==> flow/design.v <==
module CRC(
input           clk,         
input           rst_n,       
input  [23:0]   Din,         
input           valid,       
input  [15:0]   size,        
output [14:0]   checksum,    
output          done         
);
reg [5:0] shift_count;       
reg [5:0] limit;             
wire [1:0] extra;            
wire [4:0] offset;           
wire finish;                 
reg [15:0] crc;                                    
localparam [15:0] polynomial = 16'b1100010110011001;      
reg CS, NS;
parameter IDLE = 1'b0, FIND = 1'b1;
always @(posedge clk or negedge rst_n)
begin
 if(~rst_n)
  CS <= IDLE;
 else CS <= NS;
end
always @(posedge clk)
begin
 case(CS)
  IDLE:
  begin
   crc <= (valid) ? (Din >> offset) : 16'hffff;             
   shift_count <= 0;
  end
  FIND:
  begin
  if(crc[15] == 1'b0)                                              
  begin                                                            
   if(shift_count < offset)                                        
    crc <= {crc[14:0],Din[offset - (shift_count + 6'd1)]};            
   else crc <= crc << 1;
   shift_count <= shift_count + 6'd1;
  end
  else crc <= crc ^ polynomial;                                    
  end
 endcase
end
always @(*)
begin
 limit = 6'd15 + offset;
 case(CS)
  IDLE:
  begin
   if(valid)
    NS = FIND;
   else NS = IDLE;
  end
  FIND:
  begin
   if(finish)
    NS = IDLE;
   else NS = FIND;
  end
  default: NS = IDLE;
 endcase
end
assign extra = size[2:0] - 3'd2;
assign offset = {extra, 3'b000};
assign finish = ((shift_count == limit) && (crc[15] == 1'b0)) ? 1'b1 : 1'b0;
assign done = (CS == FIND) && finish;
assign checksum = crc[14:0];
endmodule
-- From RTL to reports: CRC
Module CRC before and after one edit of its RTL, step after step.
"original" refers to lines of the RTL above, "edited" to lines of the edited file.
"change": "edited" minus "original" as printed here.
Cell names lack the library's common part.
A cell with - has no value.
- top module: CRC
- clock input: clk
- standard-cell library: sky130hd
- timing corner: tt_025C_1v80

-- Edit of the RTL
Unified diff, file above to edited file.
This change comes from a script, not from a designer. The edited design behaves differently; no optimisation was intended.
begin of diff
@@ -64,5 +64,7 @@
 end
 assign extra = size[2:0] - 3'd2;
-assign offset = {extra, 3'b000};
+reg [4:0] offset_reg;
+always @(posedge clk) offset_reg <= {extra, 3'b000};
+assign offset = offset_reg;
 assign finish = ((shift_count == limit) && (crc[15] == 1'b0)) ? 1'b1 : 1'b0;
 assign done = (CS == FIND) && finish;
end of diff

-- Word level
Counts by Yosys on the flattened word-level netlist (proc, flatten, opt, wreduce; memories kept). Register bits leave out memories and registers merged into their read ports (data or address). Print and check cells are left out. Cells with the same type and inputs are merged into one.
- operators by class (item ; original ; edited ; change):
    $add $sub $neg ; 4 ; 4 ; 0
    order comparisons ; 1 ; 1 ; 0
    eq/ne operators ; 2 ; 2 ; 0
    shift-type cells ; 2 ; 2 ; 0
    mux-type cells ; 10 ; 10 ; 0
    bitwise logic cells ; 3 ; 3 ; 0
    reductions and logical operators ; 2 ; 2 ; 0
- operators with widths (operator ; original ; edited ; change):
    two-way mux 1 bit ; 4 ; 4 ; 0
    logical AND 1 bit ; 2 ; 2 ; 0
    two-way mux 16 bit ; 2 ; 2 ; 0
    inverter 1 bit ; 2 ; 2 ; 0
    adder 4 x 5 -> 6 bit (first input constant) ; 1 ; 1 ; 0
    adder 6 x 1 -> 6 bit (second input constant) ; 1 ; 1 ; 0
    == test 6 bit ; 1 ; 1 ; 0
    < comparator 6 x 5 -> 1 bit ; 1 ; 1 ; 0
    two-way mux 6 bit ; 1 ; 1 ; 0
    != test 2 bit (second input constant) ; 1 ; 1 ; 0
    inverter 8 bit ; 1 ; 1 ; 0
    case mux 1 bit (select 2 bit) ; 1 ; 1 ; 0
    case mux 16 bit (select 2 bit) ; 1 ; 1 ; 0
    case mux 6 bit (select 2 bit) ; 1 ; 1 ; 0
    indexed select 24 x 6 -> 1 bit ; 1 ; 1 ; 0
    right shift 24 x 5 -> 16 bit ; 1 ; 1 ; 0
    subtractor 2 bit (second input constant) ; 1 ; 1 ; 0
    subtractor 5 x 6 -> 6 bit ; 1 ; 1 ; 0
- word-level totals (item ; original ; edited ; change):
    bits in registers ; 23 ; 25 ; +2
    bits of input ports ; 43 ; 43 ; 0
    output and inout bits ; 16 ; 16 ; 0
    cells after elaboration ; 28 ; 29 ; +1

-- Logic depth
Yosys ltp: most cells in a row. Word level: on the elaborated netlist, between registers, memories and ports. Mapped: between sequential cells and ports; inverters and the memories' decode and read muxes count.
- depth (item ; original ; edited ; change):
    word-level depth ; 7 ; 6 ; -1
    ABC_AREA ; 0 ; 0 ; -
    depth in mapped cells ; 9 ; 9 ; 0
    gate-level depth less buffers ; 8 ; 8 ; 0

-- Mapped cells and area
Source: synth_stat.txt of the flow (Yosys; design flattened, memories mapped). It holds for the ABC_AREA given above (unset counts as 0); a run with the other value may have another netlist.
- mapped netlist (item ; original ; edited ; change):
    cell count ; 193 ; 189 ; -4
    cell area after synthesis (µm²) ; 1813.0 ; 1858.0 ; +45.0
    area of sequential cells (µm²) ; 605.6 ; 645.6 ; +40.0
    flip-flop cells ; 23 ; 25 ; +2
    buffer cells ; 29 ; 27 ; -2
- cell types (cell type ; original ; edited ; change):
    a311oi_1 ; 7 ; 0 ; -7
    o21ai_1 ; 6 ; 0 ; -6
    a211oi_1 ; 0 ; 5 ; +5
    a21oi_1 ; 13 ; 17 ; +4
    nand3_1 ; 7 ; 3 ; -4
    nand2_1 ; 17 ; 14 ; -3
    o21ai_0 ; 9 ; 12 ; +3
    a21boi_0 ; 0 ; 3 ; +3
    dfxtp_1 ; 8 ; 10 ; +2
    buf_2 ; 5 ; 3 ; -2
    xnor2_1 ; 4 ; 2 ; -2
    inv_1 ; 3 ; 5 ; +2
    o22ai_1 ; 2 ; 0 ; -2
    nand3_2 ; 0 ; 2 ; +2
    xnor3_1 ; 0 ; 2 ; +2
    mux2i_1 ; 14 ; 15 ; +1
    nor2_1 ; 12 ; 11 ; -1
    nor2b_1 ; 6 ; 7 ; +1
The list need not be complete.

-- Worst setup path after synthesis
Source: OpenSTA report_checks on the synthesized netlist (no wires, ideal clock, input and output delay 20% of the period each), path of least setup slack; recovery checks are left aside. Register names are those of the netlist, which keeps one name where synthesis merged equal registers.
- path after synthesis (item ; original ; edited ; change):
    path kind ; input to output ; register to output ; -
    from ; input size[1] ; register CS ; -
    to ; output done ; output done ; -
    period (ns) ; 5.5 ; 5.5 ; 0.0
    input delay (ns) ; 1.100 ; - ; -
    output delay (ns) ; 1.100 ; 1.100 ; 0.000
    time at the first pin (ns) ; 1.100 ; 0.000 ; -1.100
    arrival (ns) ; 2.309 ; 1.322 ; -0.987
    required time (ns) ; 4.400 ; 4.400 ; 0.000
    path slack (ns) ; 2.091 ; 3.078 ; +0.987
    path delay (ns) ; 1.209 ; 1.322 ; +0.113
    stages on the path ; 5 ; 5 ; 0
    path buffers ; 1 ; 1 ; 0
    synthesis period reached (ns) ; 3.409 ; 2.422 ; -0.987
"path delay" = arrival - input delay + setup time.
At an output port there is no setup time.
"stages on the path" counts driving pins, that of a launching flip-flop among them; a cell with two outputs on the path counts twice.
"synthesis period reached" = period - worst setup slack (recovery checks aside). The figure is calculated, with input and output delays left at 20% of the set period.
Between the ends stands the longest chain of elaborated cells between them, by number of cells; it is not shown to be the way that was timed. Of several equally long chains one is given.
Each line given opens the expression or statement behind the cell; cells for indexed reads and writes are added by Yosys, which also makes memories of some case tables.
Between the ends, after synthesis, original:
- path through: buf_2 inv_2 ha_1 xor2_1 nor4_1
- length of the longest elaborated chain at 6
- noted elaborated cells between the ends (all ways): 6
- source lines of those cells at 4
- those cells by class: add/sub (2); eq/ne (1); mux (1); reduce/logical (2)
- ends and longest elaborated chain, after synthesis, original (item ; RTL line ; source):
    from (decl) ; 6 ; input  [15:0]   size,
    subtractor 2 bit ; 65 ; assign extra = size[2:0] - 3'd2;
    adder 4 x 5 -> 6 bit ; 48 ; limit = 6'd15 + offset;
    == test 6 bit ; 67 ; assign finish = ((shift_count == limit) && (crc[15] == 1'b0)) ? 1'b1 : 1'b0;
    logical AND 1 bit ; 67 ;
    two-way mux 1 bit ; 67 ;
    logical AND 1 bit ; 68 ; assign done = (CS == FIND) && finish;
    to (decl) ; 8 ; output          done
Between the ends, after synthesis, edited:
- path through: dfrtp_1 clkbuf_1 nor2b_1 nand3_1 nor4_1
- length of the longest elaborated chain at 1
- noted elaborated cells between the ends (all ways): 1
- source lines of those cells at 1
- those cells by class: reduce/logical (1)
- ends and longest elaborated chain, after synthesis, edited (item ; RTL line ; source):
    from (decl) ; 17 ; reg CS, NS;
    from (assign) ; 22 ; CS <= IDLE;
    from (assign) ; 23 ; else CS <= NS;
    logical AND 1 bit ; 70 ; assign done = (CS == FIND) && finish;
    to (decl) ; 8 ; output          done

-- Timing after layout
Path of least setup slack in the final report of the runs of pair 1 (OpenROAD, finished layout, wires in). Where an end is a register, its clock arrival counts in the times.
- path after layout (item ; original ; edited ; change):
    path kind ; input to output ; register to output ; -
    from ; input size[1] ; register CS ; -
    to ; output done ; output done ; -
    period (ns) ; 4.47 ; 4.47 ; 0.00
    input delay (ns) ; 0.89 ; - ; -
    output delay (ns) ; 0.89 ; 0.89 ; 0.00
    time at the first pin (ns) ; 0.89 ; 0.27 ; -0.62
    arrival (ns) ; 2.89 ; 2.56 ; -0.33
    required time (ns) ; 3.58 ; 3.58 ; 0.00
    path slack (ns) ; 0.69 ; 1.01 ; +0.32
    stages on the path ; 6 ; 5 ; -1
    path buffers ; 2 ; 1 ; -1
Between the ends stands the longest chain of elaborated cells between them, by number of cells; it is not shown to be the way that was timed. Of several equally long chains one is given.
Between the ends, after layout, original:
- path through: clkdlybuf4s50_1 inv_2 ha_1 xor2_1 nor4_1 clkdlybuf4s50_1
- length of the longest elaborated chain at 6
- noted elaborated cells between the ends (all ways): 6
- source lines of those cells at 4
- those cells by class: add/sub (2); eq/ne (1); mux (1); reduce/logical (2)
- ends and longest elaborated chain, after layout, original (item ; RTL line ; source):
    from (decl) ; 6 ; input  [15:0]   size,
    subtractor 2 bit ; 65 ; assign extra = size[2:0] - 3'd2;
    adder 4 x 5 -> 6 bit ; 48 ; limit = 6'd15 + offset;
    == test 6 bit ; 67 ; assign finish = ((shift_count == limit) && (crc[15] == 1'b0)) ? 1'b1 : 1'b0;
    logical AND 1 bit ; 67 ;
    two-way mux 1 bit ; 67 ;
    logical AND 1 bit ; 68 ; assign done = (CS == FIND) && finish;
    to (decl) ; 8 ; output          done
Between the ends, after layout, edited:
- path through: dfrtp_1 nor2b_1 nand3_1 nor4_1 clkdlybuf4s50_1
- length of the longest elaborated chain at 1
- noted elaborated cells between the ends (all ways): 1
- source lines of those cells at 1
- those cells by class: reduce/logical (1)
- ends and longest elaborated chain, after layout, edited (item ; RTL line ; source):
    from (decl) ; 17 ; reg CS, NS;
    from (assign) ; 22 ; CS <= IDLE;
    from (assign) ; 23 ; else CS <= NS;
    logical AND 1 bit ; 70 ; assign done = (CS == FIND) && finish;
    to (decl) ; 8 ; output          done

-- Flow runs
Runs of the flow (Yosys, OpenROAD) on both versions; the two runs of a pair have the same settings. The constraints put input and output delay at 20% of the set period each and load the outputs with 0.01 pF.
Settings, pair 1:
- CORE_UTILIZATION at 40
- noted period_ns: 4.47
- CAP_MARGIN at 20
- CORE_MARGIN at 2
- noted SLEW_MARGIN: 20
- measured results, pair 1 (item ; original ; edited ; change):
    mapped cell area after synthesis (µm²) ; 1813.0 ; 1858.0 ; +45.0
    overall die area (µm²) ; 5087.3 ; 5206.3 ; +119.0
    standard-cell area after routing (µm²) ; 2208.4 ; 2252.2 ; +43.8
    post-layout utilization ; 0.507 ; 0.51 ; +0.003
    setup slack of the critical path (ns) ; 0.687 ; 1.012 ; +0.325
    summed negative setup slack (ns) ; 0.000 ; 0.000 ; 0.000
    final worst hold slack (ns) ; 0.484 ; 0.488 ; +0.004
    overall power (W) ; 0.001446 ; 0.001477 ; +0.000031
    period reached (ns) ; 3.783 ; 3.458 ; -0.325
Settings, pair 2:
- CORE_UTILIZATION at 19
- noted CTS_CLUSTER_DIAMETER: 283
- GPL_TIMING_DRIVEN at 1
- PLACE_DENSITY_LB_ADDON: 0.16
- noted period_ns: 3.9
- CAP_MARGIN at 20
- CORE_MARGIN at 2
- noted SLEW_MARGIN: 20
- measured results, pair 2 (item ; original ; edited ; change):
    mapped cell area after synthesis (µm²) ; 1813.0 ; 1858.0 ; +45.0
    overall die area (µm²) ; 10339.8 ; 10586.4 ; +246.6
    standard-cell area after routing (µm²) ; 2304.7 ; 2379.8 ; +75.1
    post-layout utilization ; 0.249 ; 0.247 ; -0.002
    setup slack of the critical path (ns) ; 0.345 ; 0.802 ; +0.457
    summed negative setup slack (ns) ; 0.000 ; 0.000 ; 0.000
    final worst hold slack (ns) ; 0.500 ; 0.495 ; -0.005
    overall power (W) ; 0.001679 ; 0.001737 ; +0.000058
    period reached (ns) ; 3.555 ; 3.098 ; -0.457
"period reached" means the clock period less the worst setup slack. The figure is calculated, with input and output delays left at 20% of the set period.
"overall power" rests on the timing tool's default activity at the inputs, not on a simulated workload.
